==> flow/design.v <==
module MN_Serials (
    input wire [2:0] mp0, mp1, mp2, mp3, mp4, mp5, mp6, mp7,
    output wire [2:0]  mn0, mn1, mn2, mn3, mn4, mn5, mn6, mn7
);
    wire [2:0] mp [0:7];
    reg [2:0] mn [0:7];
    assign mp[0] = mp0;
    assign mp[1] = mp1;
    assign mp[2] = mp2;
    assign mp[3] = mp3;
    assign mp[4] = mp4;
    assign mp[5] = mp5;
    assign mp[6] = mp6;
    assign mp[7] = mp7;
    assign mn0 = mn[0];
    assign mn1 = mn[1];
    assign mn2 = mn[2];
    assign mn3 = mn[3];
    assign mn4 = mn[4];
    assign mn5 = mn[5];
    assign mn6 = mn[6];
    assign mn7 = mn[7];
    integer i;
    always @(*) begin
        for (i=0; i<8; i=i+1) begin
            mn[i] = 3'd0;
        end
        for (i=0; i<8; i=i+1) begin
            mn[mp[i]] = i;
        end
    end
endmodule
module NB_Series (
    input wire [2:0] mp0, mp1, mp2, mp3, mp4, mp5, mp6, mp7,mn0, mn1, mn2, mn3, mn4, mn5, mn6, mn7,
    output wire [2:0]  nb0, nb1, nb2, nb3, nb4, nb5, nb6, nb7
);
    wire [2:0] mp [0:7];
    reg [2:0] nb [0:7];
    wire [2:0] mt [0:7];
    wire [2:0] mn [0:7];
    assign mp[0] = mp0;
    assign mp[1] = mp1;
    assign mp[2] = mp2;
    assign mp[3] = mp3;
    assign mp[4] = mp4;
    assign mp[5] = mp5;
    assign mp[6] = mp6;
    assign mp[7] = mp7;
    assign mn[0] = mn0;
    assign mn[1] = mn1;
    assign mn[2] = mn2;
    assign mn[3] = mn3;
    assign mn[4] = mn4;
    assign mn[5] = mn5;
    assign mn[6] = mn6;
    assign mn[7] = mn7;
    assign nb0 = nb[0];
    assign nb1 = nb[1];
    assign nb2 = nb[2];
    assign nb3 = nb[3];
    assign nb4 = nb[4];
    assign nb5 = nb[5];
    assign nb6 = nb[6];
    assign nb7 = nb[7];
    assign mt[0] = 3'd1;
    assign mt[1] = 3'd0;
    assign mt[2] = 3'd3;
    assign mt[3] = 3'd2;
    assign mt[4] = 3'd5;
    assign mt[5] = 3'd4;
    assign mt[6] = 3'd7;
    assign mt[7] = 3'd6;
    integer i;
    always @(*) begin
        for (i=0; i<8; i=i+1) begin
            nb[i] = mn[mt[mp[i]]];
        end
    end
endmodule
`timescale 1ns / 1ps
module Priority_4_Encoder(input wire [3:0] in1, output wire [1:0] value);
    wire [1:0] data_2;
    assign value[1] = &(in1[1:0]);
    assign value[0] = data_2[0];
    assign data_2 = value[1] ? in1[3:2] : in1[1:0];
endmodule
module decoder2to4 (
    input [1:0] in,      
    output reg [3:0] out  
);
always @(*) begin
    out = 4'b0000;  
    case (in)
        2'b00: out[0] = 1;
        2'b01: out[1] = 1;
        2'b10: out[2] = 1;
        2'b11: out[3] = 1;
        default: out = 4'b0000;  
    endcase
end
endmodule
module benes_4(
    input [1:0] in0,
    input [1:0] in1,
    input [1:0] in2,
    input [1:0] in3,
    output reg state_0_0,
    output reg state_0_1,
    output reg state_0_2,
    output reg state_1_0,
    output reg state_1_1,
    output reg state_1_2
);
always @(*) begin
    case({in0, in1, in2, in3})
        {2'd0, 2'd1, 2'd2, 2'd3}: begin
            state_0_0 = 1'b1;
            state_0_1 = 1'b1;
            state_0_2 = 1'b1;
            state_1_0 = 1'b1;
            state_1_1 = 1'b1;
            state_1_2 = 1'b1;
        end
        {2'd0, 2'd1, 2'd3, 2'd2}: begin
            state_0_0 = 1'b1;
            state_0_1 = 1'b1;
            state_0_2 = 1'b1;
            state_1_0 = 1'b1;
            state_1_1 = 1'b1;
            state_1_2 = 1'b0;
        end
        {2'd0, 2'd2, 2'd1, 2'd3}: begin
            state_0_0 = 1'b1;
            state_0_1 = 1'b1;
            state_0_2 = 1'b1;
            state_1_0 = 1'b0;
            state_1_1 = 1'b0;
            state_1_2 = 1'b0;
        end
        {2'd0, 2'd2, 2'd3, 2'd1}: begin
            state_0_0 = 1'b1;
            state_0_1 = 1'b1;
            state_0_2 = 1'b1;
            state_1_0 = 1'b1;
            state_1_1 = 1'b0;
            state_1_2 = 1'b0;
        end
        {2'd0, 2'd3, 2'd1, 2'd2}: begin
            state_0_0 = 1'b1;
            state_0_1 = 1'b1;
            state_0_2 = 1'b1;
            state_1_0 = 1'b0;
            state_1_1 = 1'b0;
            state_1_2 = 1'b1;
        end
        {2'd0, 2'd3, 2'd2, 2'd1}: begin
            state_0_0 = 1'b1;
            state_0_1 = 1'b1;
            state_0_2 = 1'b1;
            state_1_0 = 1'b1;
            state_1_1 = 1'b0;
            state_1_2 = 1'b1;
        end
        {2'd1, 2'd0, 2'd2, 2'd3}: begin
            state_0_0 = 1'b1;
            state_0_1 = 1'b1;
            state_0_2 = 1'b0;
            state_1_0 = 1'b1;
            state_1_1 = 1'b1;
            state_1_2 = 1'b1;
        end
        {2'd1, 2'd0, 2'd3, 2'd2}: begin
            state_0_0 = 1'b1;
            state_0_1 = 1'b1;
            state_0_2 = 1'b0;
            state_1_0 = 1'b1;
            state_1_1 = 1'b1;
            state_1_2 = 1'b0;
        end
        {2'd1, 2'd2, 2'd0, 2'd3}: begin
            state_0_0 = 1'b1;
            state_0_1 = 1'b1;
            state_0_2 = 1'b0;
            state_1_0 = 1'b0;
            state_1_1 = 1'b0;
            state_1_2 = 1'b0;
        end
        {2'd1, 2'd2, 2'd3, 2'd0}: begin
            state_0_0 = 1'b1;
            state_0_1 = 1'b1;
            state_0_2 = 1'b0;
            state_1_0 = 1'b1;
            state_1_1 = 1'b0;
            state_1_2 = 1'b0;
        end
        {2'd1, 2'd3, 2'd0, 2'd2}: begin
            state_0_0 = 1'b1;
            state_0_1 = 1'b1;
            state_0_2 = 1'b0;
            state_1_0 = 1'b0;
            state_1_1 = 1'b0;
            state_1_2 = 1'b1;
        end
        {2'd1, 2'd3, 2'd2, 2'd0}: begin
            state_0_0 = 1'b1;
            state_0_1 = 1'b1;
            state_0_2 = 1'b0;
            state_1_0 = 1'b1;
            state_1_1 = 1'b0;
            state_1_2 = 1'b1;
        end
        {2'd2, 2'd0, 2'd1, 2'd3}: begin
            state_0_0 = 1'b1;
            state_0_1 = 1'b0;
            state_0_2 = 1'b0;
            state_1_0 = 1'b1;
            state_1_1 = 1'b1;
            state_1_2 = 1'b1;
        end
        {2'd2, 2'd0, 2'd3, 2'd1}: begin
            state_0_0 = 1'b1;
            state_0_1 = 1'b0;
            state_0_2 = 1'b0;
            state_1_0 = 1'b0;
            state_1_1 = 1'b1;
            state_1_2 = 1'b1;
        end
        {2'd2, 2'd1, 2'd0, 2'd3}: begin
            state_0_0 = 1'b1;
            state_0_1 = 1'b0;
            state_0_2 = 1'b1;
            state_1_0 = 1'b1;
            state_1_1 = 1'b1;
            state_1_2 = 1'b1;
        end
        {2'd2, 2'd1, 2'd3, 2'd0}: begin
            state_0_0 = 1'b1;
            state_0_1 = 1'b0;
            state_0_2 = 1'b1;
            state_1_0 = 1'b0;
            state_1_1 = 1'b1;
            state_1_2 = 1'b1;
        end
        {2'd2, 2'd3, 2'd0, 2'd1}: begin
            state_0_0 = 1'b1;
            state_0_1 = 1'b0;
            state_0_2 = 1'b1;
            state_1_0 = 1'b1;
            state_1_1 = 1'b0;
            state_1_2 = 1'b1;
        end
        {2'd2, 2'd3, 2'd1, 2'd0}: begin
            state_0_0 = 1'b1;
            state_0_1 = 1'b0;
            state_0_2 = 1'b0;
            state_1_0 = 1'b1;
            state_1_1 = 1'b0;
            state_1_2 = 1'b1;
        end
        {2'd3, 2'd0, 2'd1, 2'd2}: begin
            state_0_0 = 1'b1;
            state_0_1 = 1'b0;
            state_0_2 = 1'b0;
            state_1_0 = 1'b1;
            state_1_1 = 1'b1;
            state_1_2 = 1'b0;
        end
        {2'd3, 2'd0, 2'd2, 2'd1}: begin
            state_0_0 = 1'b1;
            state_0_1 = 1'b0;
            state_0_2 = 1'b0;
            state_1_0 = 1'b0;
            state_1_1 = 1'b1;
            state_1_2 = 1'b0;
        end
        {2'd3, 2'd1, 2'd0, 2'd2}: begin
            state_0_0 = 1'b1;
            state_0_1 = 1'b0;
            state_0_2 = 1'b1;
            state_1_0 = 1'b1;
            state_1_1 = 1'b1;
            state_1_2 = 1'b0;
        end
        {2'd3, 2'd1, 2'd2, 2'd0}: begin
            state_0_0 = 1'b1;
            state_0_1 = 1'b0;
            state_0_2 = 1'b1;
            state_1_0 = 1'b0;
            state_1_1 = 1'b1;
            state_1_2 = 1'b0;
        end
        {2'd3, 2'd2, 2'd0, 2'd1}: begin
            state_0_0 = 1'b1;
            state_0_1 = 1'b0;
            state_0_2 = 1'b1;
            state_1_0 = 1'b1;
            state_1_1 = 1'b0;
            state_1_2 = 1'b0;
        end
        {2'd3, 2'd2, 2'd1, 2'd0}: begin
            state_0_0 = 1'b1;
            state_0_1 = 1'b0;
            state_0_2 = 1'b0;
            state_1_0 = 1'b1;
            state_1_1 = 1'b0;
            state_1_2 = 1'b0;
        end
        default: begin
            state_0_0 = 1'b0;
            state_0_1 = 1'b0;
            state_0_2 = 1'b0;
            state_1_0 = 1'b0;
            state_1_1 = 1'b0;
            state_1_2 = 1'b0;
        end
    endcase
end
endmodule
module Benes_8p (input wire [2:0] mp0, mp1, mp2, mp3, mp4, mp5, mp6, mp7,
    input clk,
    output reg [19:0] state
);
    wire [2:0] nb0, nb1, nb2, nb3, nb4, nb5, nb6, nb7;
    wire [2:0]  mn0, mn1, mn2, mn3, mn4, mn5, mn6, mn7;
    MN_Serials m1(.mp0(mp0),
    .mp1(mp1),
    .mp2(mp2),
    .mp3(mp3),
    .mp4(mp4),
    .mp5(mp5),
    .mp6(mp6),
    .mp7(mp7),
    .mn0(mn0),
    .mn1(mn1),
    .mn2(mn2),
    .mn3(mn3),
    .mn4(mn4),
    .mn5(mn5),
    .mn6(mn6),
    .mn7(mn7)
    );
    NB_Series m2(.mp0(MP_1[0]),
    .mp1(MP_1[1]),
    .mp2(MP_1[2]),
    .mp3(MP_1[3]),
    .mp4(MP_1[4]),
    .mp5(MP_1[5]),
    .mp6(MP_1[6]),
    .mp7(MP_1[7]),
    .mn0(MN_1[0]),
    .mn1(MN_1[1]),
    .mn2(MN_1[2]),
    .mn3(MN_1[3]),
    .mn4(MN_1[4]),
    .mn5(MN_1[5]),
    .mn6(MN_1[6]),
    .mn7(MN_1[7]),
    .nb0(nb0),
    .nb1(nb1),
    .nb2(nb2),
    .nb3(nb3),
    .nb4(nb4),
    .nb5(nb5),
    .nb6(nb6),
    .nb7(nb7)
    );
    wire [2:0] mp [0:7];
    integer i, j, m;
    reg [2:0] MP_1 [0:7];
    reg [2:0] MN_1 [0:7];
    reg [2:0] MP_2 [0:7];
    reg [2:0] NB_2 [0:7];
    reg [3:0] CI_2;
    reg [2:0] MP_3 [0:7];
    reg [2:0] NB_3 [0:7];
    reg [3:0] CI_3;
    wire [2:0] P_NEXT_3_W;
    reg [2:0] P_NEXT_3;
    reg [3:0] COVER_TBL_3;
    assign P_NEXT_3_W = (NB_2[1] == 3'b000) ? 3'b010 : NB_2[1];
    wire [3:0] MASK_3_2, MASK_3;
    wire [1:0] MIN_PORT_3_W; 
    assign MASK_3_2 = 4'b0001;
    decoder2to4 d3(.in(P_NEXT_3_W[2:1]),
    .out(MASK_3)
    );
    Priority_4_Encoder p3(.in1(COVER_TBL_3),
    .value(MIN_PORT_3_W)
    );
    reg [2:0] MP_4 [0:7];
    reg [2:0] NB_4 [0:7];
    reg [3:0] CI_4;
    wire [2:0] P_NEXT_4_W, P_NEXT_4_W1;
    reg [2:0] P_NEXT_4;
    reg [3:0] COVER_TBL_4;
    assign P_NEXT_4_W = NB_3[{P_NEXT_3[2:1], ~P_NEXT_3[0]}];
    assign P_NEXT_4_W1 = (COVER_TBL_3[P_NEXT_4_W[2:1]] == 0) ? P_NEXT_4_W: {MIN_PORT_3_W,1'b0} ;
    wire [3:0] MASK_4;
    wire [1:0] MIN_PORT_4_W;
    decoder2to4 d4(.in(P_NEXT_4_W1[2:1]),
    .out(MASK_4)
    );
    Priority_4_Encoder p4(.in1(COVER_TBL_4),
    .value(MIN_PORT_4_W)
    );
    reg [2:0] P_NEXT_5;
    reg [3:0] CI_5;
    reg [2:0] MP_5 [0:7];
    wire [2:0] P_NEXT_5_W, P_NEXT_5_W1;
    assign P_NEXT_5_W = NB_4[{P_NEXT_4[2:1], ~P_NEXT_4[0]}];
    assign P_NEXT_5_W1 = (COVER_TBL_4[P_NEXT_5_W[2:1]] == 0) ? P_NEXT_5_W: {MIN_PORT_4_W,1'b0} ;
    wire [3:0] MASK_5;
    decoder2to4 d5(.in(P_NEXT_5_W1[2:1]),
    .out(MASK_5)
    );
    reg [7:0] CO;
    reg [3:0] CI_6;
    reg [1:0] ump [0:3];
    reg [1:0] dmp [0:3];
    wire state_0_0, state_0_1, state_0_2, state_1_0, state_1_1, state_1_2;
    wire state_0_0d, state_0_1d, state_0_2d, state_1_0d, state_1_1d, state_1_2d;
    benes_4 B6_U(.in0(ump[0]),
        .in1(ump[1]),
        .in2(ump[2]),
        .in3(ump[3]),
        .state_0_0(state_0_0),
        .state_0_1(state_0_1),
        .state_0_2(state_0_2),
        .state_1_0(state_1_0),
        .state_1_1(state_1_1),
        .state_1_2(state_1_2)
    );
    benes_4 B6_D(.in0(dmp[0]),
        .in1(dmp[1]),
        .in2(dmp[2]),
        .in3(dmp[3]),
        .state_0_0(state_0_0d),
        .state_0_1(state_0_1d),
        .state_0_2(state_0_2d),
        .state_1_0(state_1_0d),
        .state_1_1(state_1_1d),
        .state_1_2(state_1_2d)
    );
    always@(posedge clk)begin
        MN_1[0] <= mn0;
        MN_1[1] <= mn1;
        MN_1[2] <= mn2;
        MN_1[3] <= mn3;
        MN_1[4] <= mn4;
        MN_1[5] <= mn5;
        MN_1[6] <= mn6;
        MN_1[7] <= mn7;
        MP_1[0] <= mp0;
        MP_1[1] <= mp1;
        MP_1[2] <= mp2;
        MP_1[3] <= mp3;
        MP_1[4] <= mp4;
        MP_1[5] <= mp5;
        MP_1[6] <= mp6;
        MP_1[7] <= mp7;
        NB_2[0] <= nb0;
        NB_2[1] <= nb1;
        NB_2[2] <= nb2;
        NB_2[3] <= nb3;
        NB_2[4] <= nb4;
        NB_2[5] <= nb5;
        NB_2[6] <= nb6;
        NB_2[7] <= nb7;
        MP_2[0] <= MP_1[0];
        MP_2[1] <= MP_1[1];
        MP_2[2] <= MP_1[2];
        MP_2[3] <= MP_1[3];
        MP_2[4] <= MP_1[4];
        MP_2[5] <= MP_1[5];
        MP_2[6] <= MP_1[6];
        MP_2[7] <= MP_1[7];
        CI_2[0] <= 1'b1;
        CI_2[1] <= 1'b0;
        CI_2[2] <= 1'b0;
        CI_2[3] <= 1'b0;
        P_NEXT_3 <= P_NEXT_3_W; 
        CI_3 <= CI_2 | (MASK_3 & {4{~P_NEXT_3_W[0]}});
        MP_3[0] <= MP_2[0];
        MP_3[1] <= MP_2[1];
        MP_3[2] <= MP_2[2];
        MP_3[3] <= MP_2[3];
        MP_3[4] <= MP_2[4];
        MP_3[5] <= MP_2[5];
        MP_3[6] <= MP_2[6];
        MP_3[7] <= MP_2[7];
        NB_3[0] <= NB_2[0];
        NB_3[1] <= NB_2[1];
        NB_3[2] <= NB_2[2];
        NB_3[3] <= NB_2[3];
        NB_3[4] <= NB_2[4];
        NB_3[5] <= NB_2[5];
        NB_3[6] <= NB_2[6];
        NB_3[7] <= NB_2[7];
        COVER_TBL_3 <= MASK_3 | MASK_3_2;
        P_NEXT_4 <= P_NEXT_4_W1; 
        CI_4 <= CI_3 | (MASK_4 & {4{~P_NEXT_4_W1[0]}});
        MP_4[0] <= MP_3[0];
        MP_4[1] <= MP_3[1];
        MP_4[2] <= MP_3[2];
        MP_4[3] <= MP_3[3];
        MP_4[4] <= MP_3[4];
        MP_4[5] <= MP_3[5];
        MP_4[6] <= MP_3[6];
        MP_4[7] <= MP_3[7];
        NB_4[0] <= NB_3[0];
        NB_4[1] <= NB_3[1];
        NB_4[2] <= NB_3[2];
        NB_4[3] <= NB_3[3];
        NB_4[4] <= NB_3[4];
        NB_4[5] <= NB_3[5];
        NB_4[6] <= NB_3[6];
        NB_4[7] <= NB_3[7];
        COVER_TBL_4 <= MASK_4 | COVER_TBL_3;
        MP_5[0] <= MP_4[0];
        MP_5[1] <= MP_4[1];
        MP_5[2] <= MP_4[2];
        MP_5[3] <= MP_4[3];
        MP_5[4] <= MP_4[4];
        MP_5[5] <= MP_4[5];
        MP_5[6] <= MP_4[6];
        MP_5[7] <= MP_4[7];
        P_NEXT_5 <= P_NEXT_5_W1; 
        CI_5 <= CI_4 | (MASK_5 & {4{~P_NEXT_5_W1[0]}});
        for (i=0; i<8; i=i+1) begin
            CO[MP_5[i]] <= CI_5[i[2:1]] ^ i[0] ;
        end
        for (j=0; j<4; j=j+1) begin
            ump[j] <= (CI_5[j]== 1'b1) ? MP_5[2*j][2:1] : MP_5[2*j+1][2:1];
            dmp[j] <= (CI_5[j]== 1'b1) ? MP_5[2*j+1][2:1] : MP_5[2*j][2:1];
        end
        CI_6 <= CI_5;
        for (m=0; m<4; m=m+1) begin
            state[5*m] <= CI_6[m];
            state[5*m+4] <= CO[2*m];
        end
        state[1] <= state_0_0;
        state[2] <= state_0_1;
        state[3] <= state_0_2;
        state[6] <= state_1_0;
        state[7] <= state_1_1;
        state[8] <= state_1_2;
        state[11] <= state_0_0d;
        state[12] <= state_0_1d;
        state[13] <= state_0_2d;
        state[16] <= state_1_0d;
        state[17] <= state_1_1d;
        state[18] <= state_1_2d;
    end
endmodule
[Reports on Benes_8p]
Tool output for the design above, in the order of the flow.
Line numbers count from 1 in the design file above.
Library cell names are shortened.
Not given: -
Design
  top: Benes_8p
  clock: clk
  library: sky130hd
  corner: tt_025C_1v80

[Elaborated design]
Yosys after proc, flatten, opt, wreduce and memory -nomap, before mapping. Enables and synchronous resets that opt folds into registers are not counted as muxes. Print and check cells are not counted. Equal cells are merged and count once.
Word-level totals
  elaborated cells: 608
  bits in registers: 288
  output and inout bits: 20
  input bits: 25
Operators by class
  equality and inequality tests: 232
  $add $sub $neg: 8
  reductions and logical operators: 110
  multiplexer cells: 111
  shift operators: 18
  bitwise gates (word level): 39
Operators with widths (count)
  parallel mux 3 bit (select 8 bit): 18
  OR reduction 7 bit: 56
  parallel mux 3 bit (select 2 bit): 56
  equality test 3 bit (second input constant): 100
  equality test 8 bit (second input constant): 24
  equality test 3 x 2 -> 1 bit (second input constant): 50
  OR reduction 12 bit: 8
  equality test 8 x 7 -> 1 bit (second input constant): 12
  logical NOT 3 bit: 26
  equality test 3 x 1 -> 1 bit (second input constant): 25
  variable shift 1 x 4 -> 8 bit: 8
  variable shift 1 x 4 -> 8 bit (first input constant): 8
  equality test 8 x 6 -> 1 bit (second input constant): 8
  bitwise AND 8 bit: 8
  OR 8 bit: 8
  inverter 8 bit: 8
  OR reduction 24 bit: 2
  OR reduction 3 bit: 12
  OR reduction 16 bit: 2
  negation 3 -> 4 bit: 8
  equality test 8 x 5 -> 1 bit (second input constant): 4
  parallel mux 1 bit (select 2 bit): 12
  2-to-1 mux 2 bit: 8
  2-to-1 mux 1 bit: 14
  equality test 2 bit (second input constant): 6
  bitwise AND 4 bit: 3
  OR 4 bit: 3
  inverter 1 bit: 9
Not listed: further kinds 5, cells in them 12.

[Longest topological paths]
Depth = most cells in a row (Yosys ltp): at word level without a register or memory, in the mapped netlist without a sequential cell, where the memories' decode and read muxes count.
Depth
  depth in word-level cells: 19
  ABC_AREA: 0
  gate-level depth with buffers: 8
  gate-level depth less buffers: 8

[Netlist]
Source: synth_stat.txt of the flow (Yosys; design flattened, memories mapped). It holds for the ABC_AREA given above (unset counts as 0); a run with the other value may have another netlist.
Cells by type
  dfxtp_1: count 279, total area 5.59E+03 µm²
  mux4_2: count 23, total area 517.997 µm²
  a21oi_1: count 61, total area 305.293 µm²
  o21ai_0: count 61, total area 305.293 µm²
  nand2_1: count 80, total area 300.288 µm²
  nor2_1: count 63, total area 236.477 µm²
  mux2_2: count 20, total area 225.216 µm²
  nand2b_1: count 36, total area 225.216 µm²
  clkbuf_1: count 58, total area 217.709 µm²
  mux2i_1: count 21, total area 210.202 µm²
  inv_1: count 50, total area 187.68 µm²
  nand3_1: count 36, total area 180.173 µm²
  nor2b_1: count 28, total area 175.168 µm²
  nor3b_1: count 23, total area 172.666 µm²
  nor3_1: count 29, total area 145.139 µm²
  ha_1: count 11, total area 137.632 µm²
  nand3b_1: count 17, total area 127.622 µm²
  a31oi_1: count 17, total area 106.352 µm²
Not listed: further types 55, cells in them 214.
Mapped netlist
  cells in the netlist: 1127
  flip-flops: 279
  sequential part of the area: 5585.4 µm²
  cell area after synthesis: 11028.1 µm²
  buffers: 64
By module: a second synthesis without flattening, with its own total; a netlist apart from the flattened one above.
Second synthesis, totals
  cells (unflattened synthesis): 1023
  area (unflattened synthesis): 11414.7 µm²
Each row is one instance without its submodules.
By module
  Benes_8p: seq. area 5585.4 µm², times used 1, cells 571, area 7509.7 µm²
  NB_Series: seq. area 0.0 µm², times used 1, cells 107, area 1476.4 µm²
  benes_4: seq. area 0.0 µm², times used 2, cells 92, area 675.6 µm²
  MN_Serials: seq. area 0.0 µm², times used 1, cells 141, area 948.4 µm²
  decoder2to4: seq. area 0.0 µm², times used 3, cells 4, area 26.3 µm²
  Priority_4_Encoder: seq. area 0.0 µm², times used 2, cells 4, area 25.0 µm²

[Worst setup path after synthesis]
OpenSTA on the mapped netlist: ideal clock, no wires. The path of least setup slack (recovery checks aside). Input and output delay are each 20% of the period. Register names are those of the netlist, which keeps one name where synthesis merged equal registers.
Timing path after synthesis
  path kind: register to register
  start: register MP_5[3][1]
  end: register CO[0]
  arrival time: 1.852 ns
  buffers on the path: 0
  setup slack: 0.511 ns
  delay of the path: 1.989 ns
  time at the first pin: 0.000 ns
  setup time: 0.137 ns
  clock period: 2.5 ns
  data required time: 2.363 ns
  stages: 9
  synthesis period reached: 1.989 ns
"delay of the path" is the arrival time less input delay plus setup time.
"stages" counts driving pins, that of a launching flip-flop among them; a cell with two outputs on the path counts twice.
"synthesis period reached" is the clock period less the worst setup slack; recovery checks do not enter. This is arithmetic on one report: input and output delays are still those of the set period (20% each).
The rows between start and end are the longest chain of elaborated cells between them; the timing report does not say that the signal goes this way. Where chains are equally long, one stands for them.
A line is the first line of the expression or statement that the cell stems from. Yosys adds cells for indexed reads and writes and turns some case tables into memories.
Where a signal picks the word or bit written, the line may be left out of the assigning lines.
On the way, after synthesis
  path through: dfxtp_1 -> inv_1 -> ha_1 -> nor4_1 -> nand2_1 -> and3_1 -> a211o_1 -> a221oi_1 -> o221ai_1
  length of the longest elaborated chain: 13
  elaborated cells between the ends (all ways): 14
  source lines of those cells: 1
  those cells by class: add/sub: 1; shift: 2; logic: 11
RTL lines, path after synthesis
  from (decl): line 408  | reg [2:0] MP_5 [0:7];
  from (assign): line 522  | MP_5[3] <= MP_4[3];
  negation 3 -> 4 bit: line 530  | CO[MP_5[i]] <= CI_5[i[2:1]] ^ i[0] ;
  variable shift 1 x 4 -> 8 bit: line 530
  inverter 8 bit: line 530
  bitwise AND 8 bit: line 530
  OR 8 bit: line 530
  bitwise AND 8 bit: line 530
  OR 8 bit: line 530
  bitwise AND 8 bit: line 530
  OR 8 bit: line 530
  bitwise AND 8 bit: line 530
  OR 8 bit: line 530
  bitwise AND 8 bit: line 530
  OR 8 bit: line 530
  to (decl): line 416  | reg [7:0] CO;

[Timing after layout]
Path of least setup slack in the final report of job 1 (OpenROAD, finished layout, wires in). Where an end is a register, its clock arrival counts in the times.
Timing path after layout
  path kind: register to register
  start: register MP_5[0][1]
  end: register CO[4]
  data required time: 2.77 ns
  setup time: 0.08 ns
  time at the first pin: 0.52 ns
  buffers on the path: 0
  arrival time: 2.58 ns
  setup slack: 0.18 ns
  stages: 9
  clock period: 2.33 ns
The rows between start and end are the longest chain of elaborated cells between them; the timing report does not say that the signal goes this way. Where chains are equally long, one stands for them.
Where a signal picks the word or bit written, the line may be left out of the assigning lines.
On the way, after layout
  path through: dfxtp_1 -> inv_1 -> ha_1 -> or3b_2 -> a211oi_1 -> o22ai_1 -> o211ai_1 -> a221oi_1 -> o221ai_1
  length of the longest elaborated chain: 19
  elaborated cells between the ends (all ways): 20
  source lines of those cells: 1
  those cells by class: add/sub: 1; shift: 2; logic: 17
RTL lines, path after layout
  from (decl): line 408  | reg [2:0] MP_5 [0:7];
  from (assign): line 519  | MP_5[0] <= MP_4[0];
  negation 3 -> 4 bit: line 530  | CO[MP_5[i]] <= CI_5[i[2:1]] ^ i[0] ;
  variable shift 1 x 4 -> 8 bit: line 530
  inverter 8 bit: line 530
  bitwise AND 8 bit: line 530
  OR 8 bit: line 530
  bitwise AND 8 bit: line 530
  OR 8 bit: line 530
  [5 not listed]
  OR 8 bit: line 530
  bitwise AND 8 bit: line 530
  OR 8 bit: line 530
  bitwise AND 8 bit: line 530
  OR 8 bit: line 530
  bitwise AND 8 bit: line 530
  OR 8 bit: line 530
  to (decl): line 416  | reg [7:0] CO;

Ticket comment

Flow measurements of Benes_8p on sky130hd: 3 stored runs with different settings, listed in no order. Input and output delays are each 20% of the period that was set; the output load is 0.01 pF.
By "achieved clock period (ns)" is meant the clock period of the run minus its worst setup slack. This is arithmetic on one report: input and output delays are still those of the set period (20% each).
"worst setup path time (ns)" means the part of the period allowed to the worst setup path (the constraints hold back 20% at inputs and 20% at outputs) less its slack; where the path has registers, the arrival times of their clocks count too.
By "finish__power__total" is meant OpenSTA's value without simulated activity: inputs other than the clock are taken to toggle once in ten clock periods, and the tool carries that through the logic.

Flow files of job 1
==> flow/run.sh <==
#!/bin/bash
# the make line also repeats the synthesis and layout settings of config.mk as NAME=value (left out here)
make -C /OpenROAD-flow-scripts/flow DESIGN_CONFIG=/design/flow/config.mk WORK_HOME=/design/flow/orfs CLKGATE_MAP_FILE= finish
==> flow/config.mk <==
export PLATFORM = sky130hd
export DESIGN_NAME = Benes_8p
export DESIGN_NICKNAME = Benes_8p
export VERILOG_FILES = /design/flow/design.v
export SDC_FILE = /design/flow/constraint.sdc
export NUM_CORES = 4
export LEC_CHECK = 0
export CAP_MARGIN = 20
export CORE_MARGIN = 2
export CORE_UTILIZATION = 40
export SLEW_MARGIN = 20
==> flow/constraint.sdc <==
create_clock -name core_clock -period 2.33 [get_ports {clk}]
set_input_delay 0.4660 -clock core_clock [delete_from_list [all_inputs] [get_ports {clk}]]
set_output_delay 0.4660 -clock core_clock [all_outputs]
set_load 0.01 [all_outputs]

report of job 1
yosys chip area after synthesis (um^2): 11028.1
finish__design__die__area: 28913.6
finish__design__instance__area__stdcell: 12642.1
finish__timing__setup__ws: 0.185
finish__timing__setup__tns: 0.000
finish__timing__hold__ws: 0.320
finish__power__total: 1.334e-02
achieved clock period (ns): 2.145
worst setup path time (ns): 2.15
worst setup path kind: register to register

Flow files of job 2
==> flow/run.sh <==
#!/bin/bash
# the make line also repeats the synthesis and layout settings of config.mk as NAME=value (left out here)
make -C /OpenROAD-flow-scripts/flow DESIGN_CONFIG=/design/flow/config.mk WORK_HOME=/design/flow/orfs CLKGATE_MAP_FILE= finish
==> flow/config.mk <==
export PLATFORM = sky130hd
export DESIGN_NAME = Benes_8p
export DESIGN_NICKNAME = Benes_8p
export VERILOG_FILES = /design/flow/design.v
export SDC_FILE = /design/flow/constraint.sdc
export NUM_CORES = 4
export LEC_CHECK = 0
export ABC_AREA = 0
export CAP_MARGIN = 30
export CORE_MARGIN = 10
export CORE_UTILIZATION = 47
export CTS_CLUSTER_DIAMETER = 378
export CTS_CLUSTER_SIZE = 34
export GPL_TIMING_DRIVEN = 1
export HOLD_SLACK_MARGIN = 0.06
export MAX_ROUTING_LAYER = met5
export MIN_ROUTING_LAYER = met1
export PLACE_DENSITY_LB_ADDON = 0.07
export SETUP_SLACK_MARGIN = 0.29
export SLEW_MARGIN = 25
export TNS_END_PERCENT = 20
==> flow/constraint.sdc <==
create_clock -name core_clock -period 1.37 [get_ports {clk}]
set_input_delay 0.2740 -clock core_clock [delete_from_list [all_inputs] [get_ports {clk}]]
set_output_delay 0.2740 -clock core_clock [all_outputs]
set_load 0.01 [all_outputs]

report of job 2
yosys chip area after synthesis (um^2): 11028.1
finish__design__die__area: 29991.3
finish__design__instance__area__stdcell: 14859.3
finish__timing__setup__ws: -0.519
finish__timing__setup__tns: -8.206
finish__timing__hold__ws: 0.068
finish__power__total: 2.214e-02
achieved clock period (ns): 1.889
worst setup path time (ns): 1.89
worst setup path kind: register to register

Flow files of job 3
==> flow/run.sh <==
#!/bin/bash
# the make line also repeats the synthesis and layout settings of config.mk as NAME=value (left out here)
make -C /OpenROAD-flow-scripts/flow DESIGN_CONFIG=/design/flow/config.mk WORK_HOME=/design/flow/orfs CLKGATE_MAP_FILE= finish
==> flow/config.mk <==
export PLATFORM = sky130hd
export DESIGN_NAME = Benes_8p
export DESIGN_NICKNAME = Benes_8p
export VERILOG_FILES = /design/flow/design.v
export SDC_FILE = /design/flow/constraint.sdc
export NUM_CORES = 4
export LEC_CHECK = 0
export CAP_MARGIN = 20
export CELL_PAD_IN_SITES_DETAIL_PLACEMENT = 1
export CELL_PAD_IN_SITES_GLOBAL_PLACEMENT = 2
export CORE_MARGIN = 2
export CORE_UTILIZATION = 46
export CTS_CLUSTER_DIAMETER = 50
export CTS_CLUSTER_SIZE = 15
export GPL_ROUTABILITY_DRIVEN = 1
export GPL_TIMING_DRIVEN = 1
export HOLD_SLACK_MARGIN = 0.28
export MAX_ROUTING_LAYER = met4
export PLACE_DENSITY_LB_ADDON = 0.23
export SLEW_MARGIN = 20
export TNS_END_PERCENT = 60
==> flow/constraint.sdc <==
create_clock -name core_clock -period 3.41 [get_ports {clk}]
set_input_delay 0.6820 -clock core_clock [delete_from_list [all_inputs] [get_ports {clk}]]
set_output_delay 0.6820 -clock core_clock [all_outputs]
set_load 0.01 [all_outputs]

report of job 3
yosys chip area after synthesis (um^2): 11028.1
finish__design__die__area: 25228.6
finish__design__instance__area__stdcell: 12623.4
finish__timing__setup__ws: 1.049
finish__timing__setup__tns: 0.000
finish__timing__hold__ws: 0.321
finish__power__total: 9.448e-03
achieved clock period (ns): 2.361
worst setup path time (ns): 2.36
worst setup path kind: register to register
